==> flow/design.v <==
`timescale 1ns / 1ps
module iir_filter (
    input wire clk,
    input wire rst,
    input wire signed [15:0] x_in,
    output reg signed [15:0] y_out
);
    localparam signed [39:0] B0 =  3947;
    localparam signed [39:0] B1 = -7894;
    localparam signed [39:0] B2 =  3947;
    localparam signed [39:0] A2 = -7891; 
    localparam signed [39:0] A3 =  3801;
    reg signed [39:0] z1;
    reg signed [39:0] z2;
    wire signed [39:0] x_ext;
    wire signed [39:0] b0_x, b1_x, b2_x;
    wire signed [39:0] a2_y, a3_y;
    wire signed [39:0] y_acc;
    assign x_ext = {{24{x_in[15]}}, x_in};
    assign b0_x = x_ext * B0;
    assign b1_x = x_ext * B1;
    assign b2_x = x_ext * B2;
    assign y_acc = b0_x + z1;
    reg signed [15:0] y_comb;
    wire signed [39:0] y_scaled = y_acc >>> 12; 
    always @(*) begin
        if (y_scaled > 32767)      
            y_comb = 32767;
        else if (y_scaled < -32768) 
            y_comb = -32768;
        else                        
            y_comb = y_scaled[15:0];
    end
    wire signed [39:0] y_comb_ext = {{24{y_comb[15]}}, y_comb};
    assign a2_y = y_comb_ext * A2;
    assign a3_y = y_comb_ext * A3;
    always @(posedge clk) begin
        if (rst) begin
            y_out <= 0;
            z1 <= 0;
            z2 <= 0;
        end else begin
            y_out <= y_comb;
            z1 <= b1_x - a2_y + z2;
            z2 <= b2_x - a3_y;
        end
    end
endmodule
`timescale 1ns / 1ps
module threshold_estimator (
    input wire clk,
    input wire rst,
    input wire signed [15:0] data_in,
    output reg signed [15:0] threshold
);
    reg signed [15:0] abs_data;
    always @(*) begin
        if (data_in == -16'd32768) abs_data = 16'd32767;
        else abs_data = (data_in < 0) ? -data_in : data_in;
    end
    localparam K = 14; 
    reg signed [31:0] accumulator;
    always @(posedge clk) begin
        if (rst) begin
            accumulator <= 0;
            threshold <= 0;
        end else begin
            accumulator <= accumulator - (accumulator >>> K) + abs_data;
            threshold <= -(((accumulator >>> K) * 45) >>> 3);
        end
    end
endmodule
`timescale 1ns / 1ps
module spike_detect (
    input wire clk,
    input wire rst,
    input wire signed [15:0] data_in,
    input wire signed [15:0] threshold,
    output reg spike_out
);
    localparam integer LOCKOUT = 20;
    localparam signed [15:0] SATURATION_NEG = -16'd30000;
    reg [4:0] timer;
    always @(posedge clk) begin
        if (rst) begin
            spike_out <= 0;
            timer <= 0;
        end else begin
            spike_out <= 0;
            if (timer > 0) begin
                timer <= timer - 1;
            end else begin
                if ((data_in < threshold) && (data_in > SATURATION_NEG)) begin
                    spike_out <= 1;
                    timer <= LOCKOUT;
                end
            end
        end
    end
endmodule
`timescale 1ns / 1ps
module velocity_decoder (
    input wire clk,
    input wire rst,
    input wire bin_strobe,  
    input wire signed [15:0] bin_count,  
    output reg signed [15:0] velocity  
);
    localparam signed [15:0] M1 = 16'd3891;  
    localparam signed [15:0] M2 = 16'd819;  
    localparam signed [15:0] MAX_VEL = 16'd20480; 
    localparam signed [15:0] MIN_VEL = -16'd20480;
    reg signed [31:0] term1;  
    reg signed [31:0] term2;  
    reg signed [31:0] sum;  
    always @(posedge clk) begin
        if (rst) begin
            velocity <= 0;
        end else if (bin_strobe) begin
            term1 = velocity * M1; 
            term2 = (bin_count * M2) <<< 12;
            sum = term1 + term2;
            if ((sum >>> 12) > MAX_VEL) 
                velocity <= MAX_VEL;
            else if ((sum >>> 12) < MIN_VEL)
                velocity <= MIN_VEL;
            else
                velocity <= sum >>> 12;
        end
    end
endmodule
`timescale 1ns / 1ps
module neural_pipeline_top (
    input wire clk,
    input wire rst,
    input wire signed [15:0] raw_in,
    output wire signed [15:0] vel_out
);
    wire signed [15:0] filt_out;
    wire spike_pulse_raw;  
    reg spike_pulse_safe;  
    wire signed [15:0] auto_threshold;
    reg [17:0] warmup_cnt; 
    always @(posedge clk) begin
        if (rst) begin
            warmup_cnt <= 0;
            spike_pulse_safe <= 0;
        end else begin
            if (warmup_cnt < 150000) 
                warmup_cnt <= warmup_cnt + 1;
            if (warmup_cnt == 150000) 
                spike_pulse_safe <= spike_pulse_raw;
            else 
                spike_pulse_safe <= 0;
        end
    end
    reg [10:0] bin_timer;
    reg bin_strobe;
    reg signed [15:0] bin_accumulator;
    reg signed [15:0] current_bin_count;
    iir_filter u_filter (
        .clk(clk),
        .rst(rst),
        .x_in(raw_in),
        .y_out(filt_out)
    );
    threshold_estimator u_thresh_gen (
        .clk(clk),
        .rst(rst),
        .data_in(filt_out),
        .threshold(auto_threshold)
    );
    spike_detect u_detect (
        .clk(clk),
        .rst(rst),
        .data_in(filt_out),
        .threshold(auto_threshold), 
        .spike_out(spike_pulse_raw) 
    );
    always @(posedge clk) begin
        if (rst) begin
            bin_timer <= 0;
            bin_accumulator <= 0;
            current_bin_count <= 0;
            bin_strobe <= 0;
        end else begin
            bin_strobe <= 0;
            if (spike_pulse_safe)
                bin_accumulator <= bin_accumulator + 1;
            if (bin_timer == 1499) begin
                bin_timer <= 0;
                current_bin_count <= bin_accumulator;
                bin_accumulator <= 0;
                bin_strobe <= 1;
            end else begin
                bin_timer <= bin_timer + 1;
                bin_strobe <= 0;
            end
        end
    end
    velocity_decoder u_decoder (
        .clk(clk),
        .rst(rst),
        .bin_strobe(bin_strobe),
        .bin_count(current_bin_count),
        .velocity(vel_out)
    );
endmodule
Hand-over note for neural_pipeline_top

### Tool chain data of neural_pipeline_top

Each step is given for the RTL above and for the edited RTL.
Lines under "before" count in the file above, lines under "after" in the edited file.
"difference" is "after" less "before", of the values as shown; "relative change" is that difference over "before", in percent.
Operators carry their Yosys type and port widths (W data, S select, Z words).
Library cell names are shortened.
Not given: --

* design top: neural_pipeline_top
* clock port: clk
* standard-cell library: sky130hd
* timing corner: tt_025C_1v80

### Edit of the RTL

Unified diff, file above to edited file.
The edit is scripted: it alters the design's behaviour and was not made to optimise anything.

```diff
@@ -66,5 +66,5 @@
             threshold <= 0;
         end else begin
-            accumulator <= accumulator - (accumulator >>> K) + abs_data;
+            accumulator <= accumulator + (accumulator >>> K) + abs_data;
             threshold <= -(((accumulator >>> K) * 45) >>> 3);
         end
```

### Word-level counts

Counts by Yosys on the flattened word-level netlist (proc, flatten, opt, wreduce; memories kept). Register bits leave out memories and registers merged into their read ports (data or address). Print and check cells are left out. Cells with the same type and inputs are merged into one.

Storage and ports
* flip-flop bits (word level): before 229, after 229, difference 0, relative change 0.00%
* input port bits: before 18, after 18, difference 0, relative change 0.00%
* output and inout bits: before 16, after 16, difference 0, relative change 0.00%

Operators by class
* add/sub/neg operators: before 13, after 13, difference 0, relative change 0.00%
* $mul: before 7, after 7, difference 0, relative change 0.00%
* $lt $le $gt $ge: before 9, after 9, difference 0, relative change 0.00%
* equal/unequal tests: before 3, after 3, difference 0, relative change 0.00%
* muxes and demuxes: before 10, after 10, difference 0, relative change 0.00%
* bitwise operators: before 1, after 1, difference 0, relative change 0.00%
* reduce/logical cells: before 5, after 5, difference 0, relative change 0.00%

Operator list
* $sub A32 B18 Y32: before 1, after 0, difference -1, relative change -100.00%
* $add A32 B18 Y32: before 0, after 1, difference +1

Unchanged operator kinds not shown: 34.

### Depth

Longest topological path by Yosys (ltp), each cell counted once; first at word level (registers and memories cut), then after technology mapping (sequential cells cut; the memories' decode and read muxes count).

Depth
* word-level depth: before 8, after 8, difference 0, relative change 0.00%
* ABC_AREA: before 0, after 0
* gate-level depth with buffers: before 71, after 66, difference -5, relative change -7.04%
* gate-level depth less buffers: before 69, after 64, difference -5, relative change -7.25%

### Mapped cells and area

Source: synth_stat.txt of the flow (Yosys; design flattened, memories mapped). It holds for the ABC_AREA given above (unset counts as 0); a run with the other value may have another netlist.

Cell types
* inv_1: before 1004, after 925, difference -79, relative change -7.87%
* o21ai_0: before 122, after 145, difference +23, relative change +18.85%
* a21o_1: before 101, after 81, difference -20, relative change -19.80%
* nor2_1: before 351, after 333, difference -18, relative change -5.13%
* nand3_1: before 69, after 56, difference -13, relative change -18.84%
* o21ai_1: before 5, after 17, difference +12, relative change +240.00%
* xor2_1: before 146, after 135, difference -11, relative change -7.53%
* a22o_1: before 2, after 13, difference +11, relative change +550.00%
* xnor2_1: before 194, after 184, difference -10, relative change -5.15%
* nor3_1: before 62, after 72, difference +10, relative change +16.13%
* and2_1: before 32, after 23, difference -9, relative change -28.12%
* nand2b_1: before 44, after 52, difference +8, relative change +18.18%
* o21bai_1: before 14, after 22, difference +8, relative change +57.14%
* clkbuf_1: before 49, after 42, difference -7, relative change -14.29%
* or4_1: before 13, after 6, difference -7, relative change -53.85%
* a2111oi_0: before 12, after 5, difference -7, relative change -58.33%
* nor4_1: before 8, after 15, difference +7, relative change +87.50%
* a21boi_0: before 8, after 14, difference +6, relative change +75.00%

Unchanged cell types not shown: 11.
The list need not be complete.

Mapped netlist
* cells in the netlist: before 4550, after 4489, difference -61, relative change -1.34%
* cell area after synthesis (mm²): before 0.0403875, after 0.0403399, difference -0.0000476, relative change -0.12%
* sequential part of the area (mm²): before 0.0043842, after 0.0043842, difference 0.0000000, relative change 0.00%
* mapped flip-flops: before 219, after 219, difference 0, relative change 0.00%

By module: a second synthesis without flattening, with its own total; a netlist apart from the flattened one above.

Unflattened totals
* cell total of the unflattened synthesis: before 4726, after 4685, difference -41, relative change -0.87%
* area (unflattened synthesis) (mm²): before 0.0419327, after 0.0417601, difference -0.0001726, relative change -0.41%

Each row is one instance without its submodules.

Modules, before
* iir_filter: instances 1, cells 2745, area 0.0243396 mm², seq. area 0.0017217 mm²
* velocity_decoder: instances 1, cells 840, area 0.0078238 mm², seq. area 0.0003203 mm²
* (no name shown): instances 1, cells 770, area 0.0064237 mm², seq. area 0.0009609 mm²
* neural_pipeline_top: instances 1, cells 274, area 0.0026213 mm², seq. area 0.0012612 mm²
* spike_detect: instances 1, cells 97, area 0.0007244 mm², seq. area 0.0001201 mm²

Modules, after
* iir_filter: instances 1, cells 2799, area 0.0246436 mm², seq. area 0.0017217 mm²
* velocity_decoder: instances 1, cells 840, area 0.0078238 mm², seq. area 0.0003203 mm²
* (no name shown): instances 1, cells 675, area 0.005947 mm², seq. area 0.0009609 mm²
* neural_pipeline_top: instances 1, cells 274, area 0.0026213 mm², seq. area 0.0012612 mm²
* spike_detect: instances 1, cells 97, area 0.0007244 mm², seq. area 0.0001201 mm²

### Timing after synthesis

Source: OpenSTA report_checks on the synthesized netlist (no wires, ideal clock, input and output delay 20% of the period each), path of least setup slack; recovery checks are left aside. Register names are those of the netlist, which keeps one name where synthesis merged equal registers.

Timing after synthesis
* path kind: before input-to-reg, after input-to-reg
* start point: before input raw_in[7], after input raw_in[15]
* end point: before register u_filter.z1[29], after register u_filter.z1[28]
* period (ns): before 25.0, after 25.0, difference 0.0, relative change 0.00%
* external input delay (ns): before 5.000, after 5.000, difference 0.000, relative change 0.00%
* library setup time (ns): before 0.121, after 0.121, difference 0.000
* time at the first pin (ns): before 5.000, after 5.000, difference 0.000, relative change 0.00%
* data arrival time (ns): before 19.584, after 19.167, difference -0.417, relative change -2.13%
* setup slack (ns): before 5.295, after 5.712, difference +0.417
* delay of the path (ns): before 14.705, after 14.288, difference -0.417, relative change -2.84%
* stages: before 65, after 60, difference -5, relative change -7.69%
* path buffers: before 2, after 3, difference +1, relative change +50.00%
* period reached after synthesis (ns): before 19.705, after 19.288, difference -0.417, relative change -2.12%

"delay of the path" = arrival - input delay + setup time.
"stages": output pins that drive a net of the path, with the launching flip-flop's if there is one; two outputs of one cell count as two.
"period reached after synthesis" is the clock period less the worst setup slack; recovery checks do not enter. This is arithmetic on one report: input and output delays are still those of the set period (20% each).
The rows between start and end are the longest chain of elaborated cells between them; the timing report does not say that the signal goes this way. Where chains are equally long, one stands for them.
Each line given opens the expression or statement behind the cell; cells for indexed reads and writes are added by Yosys, which also makes memories of some case tables.

On the way, after synthesis, before:
* path through: ha_1 -> fa_1 -> inv_1 -> fa_1 -> inv_1 -> fa_1 -> inv_1 -> fa_1 -> inv_1 -> ha_1 -> or3_1 -> o211ai_1 -> a21oi_1 -> o21a_1 -> o21ai_0 -> nand2_1 -> a21o_1 -> a21oi_1 -> [29 not listed] -> o31ai_1 -> nor2_1 -> xnor2_1 -> fa_1 -> inv_1 -> ha_1 -> a21o_1 -> a21oi_1 -> o21ai_0 -> a21oi_1 -> nor2b_1 -> o21ai_0 -> nand2b_1 -> a21oi_1 -> nand2_1 -> o221ai_1 -> o21ai_1 -> mux2_2
* cells in the longest elaborated chain: 8

Ends and longest elaborated chain, after synthesis, before
* from (decl): RTL line 136 `input wire signed [15:0] raw_in,`
* $mul A16 B13 Y29: RTL line 20 `assign b0_x = x_ext * B0;`
* $add A29 B40 Y40: RTL line 23 `assign y_acc = b0_x + z1;`
* $lt A28 B16 Y1: RTL line 29 `else if (y_scaled < -32768)`
* $mux W16: RTL line 29
* $mux W16: RTL line 27 `if (y_scaled > 32767)`
* $mul A16 B14 Y30: RTL line 35 `assign a2_y = y_comb_ext * A2;`
* $sub A40 B40 Y40: RTL line 44 `z1 <= b1_x - a2_y + z2;`
* $add A40 B40 Y40: RTL line 44
* to (assign): RTL line 40 `z1 <= 0;`
* to (assign): RTL line 44
* to (decl): RTL line 13 `reg signed [39:0] z1;`

On the way, after synthesis, after:
* path through: clkbuf_1 -> clkinv_1 -> fa_1 -> inv_1 -> fa_1 -> fa_1 -> inv_1 -> fa_1 -> inv_1 -> ha_1 -> a21oi_1 -> o21ai_1 -> a41oi_1 -> a211oi_1 -> or3b_1 -> o211a_1 -> a211oi_4 -> inv_1 -> [24 not listed] -> nor2_1 -> o211a_1 -> o41ai_1 -> o211ai_1 -> o21ai_0 -> nand2b_1 -> xnor2_1 -> fa_1 -> ha_1 -> and3_1 -> nand2_1 -> nor2_1 -> a211oi_1 -> o21ai_0 -> a41oi_1 -> nand2_1 -> a21boi_0 -> mux2_2
* cells in the longest elaborated chain: 8

Ends and longest elaborated chain, after synthesis, after
* from (decl): RTL line 136 `input wire signed [15:0] raw_in,`
* $mul A16 B13 Y29: RTL line 20 `assign b0_x = x_ext * B0;`
* $add A29 B40 Y40: RTL line 23 `assign y_acc = b0_x + z1;`
* $lt A28 B16 Y1: RTL line 29 `else if (y_scaled < -32768)`
* $mux W16: RTL line 29
* $mux W16: RTL line 27 `if (y_scaled > 32767)`
* $mul A16 B14 Y30: RTL line 35 `assign a2_y = y_comb_ext * A2;`
* $sub A40 B40 Y40: RTL line 44 `z1 <= b1_x - a2_y + z2;`
* $add A40 B40 Y40: RTL line 44
* to (assign): RTL line 40 `z1 <= 0;`
* to (assign): RTL line 44
* to (decl): RTL line 13 `reg signed [39:0] z1;`

### Worst path after layout

From the final timing report of each run of set A: the path of least setup slack in the routed layout; clock arrival at registers is part of the times.

Timing after layout
* path kind: before input-to-reg, after input-to-reg
* start point: before input raw_in[1], after input raw_in[0]
* end point: before register u_filter.z1[29], after register u_filter.z1[28]
* period (ns): before 25.0, after 25.0, difference 0.0, relative change 0.00%
* external input delay (ns): before 5.00, after 5.00, difference 0.00, relative change 0.00%
* library setup time (ns): before 0.11, after 0.11, difference 0.00
* time at the first pin (ns): before 5.00, after 5.00, difference 0.00, relative change 0.00%
* data arrival time (ns): before 23.43, after 22.94, difference -0.49, relative change -2.09%
* setup slack (ns): before 2.07, after 2.53, difference +0.46
* stages: before 61, after 57, difference -4, relative change -6.56%
* path buffers: before 2, after 1, difference -1, relative change -50.00%

The rows between start and end are the longest chain of elaborated cells between them; the timing report does not say that the signal goes this way. Where chains are equally long, one stands for them.

On the way, after layout, before:
* path through: clkdlybuf4s50_1 -> ha_1 -> xor2_1 -> ha_1 -> fa_1 -> fa_1 -> fa_1 -> ha_1 -> nand3_1 -> nand2_1 -> a41o_1 -> o41ai_1 -> buf_4 -> o21ai_0 -> a211o_1 -> a31o_2 -> a21o_1 -> xor2_1 -> [25 not listed] -> a21boi_0 -> o21ai_0 -> a21boi_0 -> o21ai_0 -> nand2b_1 -> a21o_1 -> a21oi_1 -> xnor2_1 -> fa_1 -> inv_1 -> ha_1 -> nand2_1 -> nor2_1 -> o21ai_0 -> a2111oi_0 -> o221ai_1 -> o21ai_1 -> mux2_2
* cells in the longest elaborated chain: 8

Ends and longest elaborated chain, after layout, before
* from (decl): RTL line 136 `input wire signed [15:0] raw_in,`
* $mul A16 B13 Y29: RTL line 20 `assign b0_x = x_ext * B0;`
* $add A29 B40 Y40: RTL line 23 `assign y_acc = b0_x + z1;`
* $lt A28 B16 Y1: RTL line 29 `else if (y_scaled < -32768)`
* $mux W16: RTL line 29
* $mux W16: RTL line 27 `if (y_scaled > 32767)`
* $mul A16 B14 Y30: RTL line 35 `assign a2_y = y_comb_ext * A2;`
* $sub A40 B40 Y40: RTL line 44 `z1 <= b1_x - a2_y + z2;`
* $add A40 B40 Y40: RTL line 44
* to (assign): RTL line 40 `z1 <= 0;`
* to (assign): RTL line 44
* to (decl): RTL line 13 `reg signed [39:0] z1;`

On the way, after layout, after:
* path through: clkdlybuf4s50_1 -> ha_1 -> xor2_1 -> ha_1 -> nand2b_1 -> fa_1 -> fa_1 -> inv_1 -> fa_1 -> inv_1 -> ha_1 -> a21oi_1 -> o21ai_1 -> a41oi_1 -> a211oi_1 -> or3b_1 -> o211a_1 -> a211oi_4 -> [21 not listed] -> nor2_1 -> o211a_1 -> o41ai_1 -> o211ai_1 -> o21ai_0 -> nand2b_1 -> xnor2_1 -> fa_1 -> ha_1 -> and3_1 -> nand2_1 -> nor2_1 -> a211oi_1 -> o21ai_0 -> a41oi_1 -> nand2_1 -> a21boi_0 -> mux2_2
* cells in the longest elaborated chain: 8

Ends and longest elaborated chain, after layout, after
* from (decl): RTL line 136 `input wire signed [15:0] raw_in,`
* $mul A16 B13 Y29: RTL line 20 `assign b0_x = x_ext * B0;`
* $add A29 B40 Y40: RTL line 23 `assign y_acc = b0_x + z1;`
* $lt A28 B16 Y1: RTL line 29 `else if (y_scaled < -32768)`
* $mux W16: RTL line 29
* $mux W16: RTL line 27 `if (y_scaled > 32767)`
* $mul A16 B14 Y30: RTL line 35 `assign a2_y = y_comb_ext * A2;`
* $sub A40 B40 Y40: RTL line 44 `z1 <= b1_x - a2_y + z2;`
* $add A40 B40 Y40: RTL line 44
* to (assign): RTL line 40 `z1 <= 0;`
* to (assign): RTL line 44
* to (decl): RTL line 13 `reg signed [39:0] z1;`

### Layout results

Runs of the flow (Yosys, OpenROAD) on both versions; the two runs of a pair have the same settings. The constraints put input and output delay at 20% of the set period each and load the outputs with 0.01 pF.

Flow settings, set A:
* period_ns: 25.0
* CAP_MARGIN: 20
* CORE_MARGIN: 2
* CORE_UTILIZATION: 40
* SLEW_MARGIN: 20

Results, set A
* Yosys chip area after synthesis (mm²): before 0.0403875, after 0.0403399, difference -0.0000476, relative change -0.12%
* overall die area (mm²): before 0.103526, after 0.103407, difference -0.000119, relative change -0.11%
* standard-cell area after layout (mm²): before 0.0431276, after 0.0431677, difference +0.0000401, relative change +0.09%
* final design utilization (%): before 43.1, after 43.2, difference +0.1
* smallest setup slack (ns): before 2.069, after 2.530, difference +0.461
* final worst hold slack (ns): before 0.458, after 0.452, difference -0.006
* achieved period (ns): before 22.931, after 22.470, difference -0.461, relative change -2.01%

Flow settings, set B:
* CELL_PAD_IN_SITES_DETAIL_PLACEMENT: 0
* CELL_PAD_IN_SITES_GLOBAL_PLACEMENT: 1
* CORE_MARGIN: 10
* CORE_UTILIZATION: 62
* CTS_CLUSTER_DIAMETER: 392
* CTS_CLUSTER_SIZE: 88
* GPL_ROUTABILITY_DRIVEN: 1
* GPL_TIMING_DRIVEN: 1
* HOLD_SLACK_MARGIN: 0.28
* PLACE_DENSITY_LB_ADDON: 0.28
* SETUP_SLACK_MARGIN: -1.65
* period_ns: 18.6
* CAP_MARGIN: 20
* SLEW_MARGIN: 20

Results, set B
* Yosys chip area after synthesis (mm²): before 0.0403875, after 0.0403399, difference -0.0000476, relative change -0.12%
* overall die area (mm²): before 0.0757488, after 0.0756663, difference -0.0000825, relative change -0.11%
* standard-cell area after layout (mm²): before 0.0452859, after 0.0441373, difference -0.0011486, relative change -2.54%
* final design utilization (%): before 70.2, after 68.5, difference -1.7
* smallest setup slack (ns): before -0.528, after 0.040, difference +0.568
* final worst hold slack (ns): before 0.507, after 0.475, difference -0.032
* achieved period (ns): before 19.128, after 18.560, difference -0.568, relative change -2.97%

"achieved period" is the run's clock period less its worst setup slack. It is reckoned from that one timing run; input and output delays stay at 20% of the period that was set.

End of note.
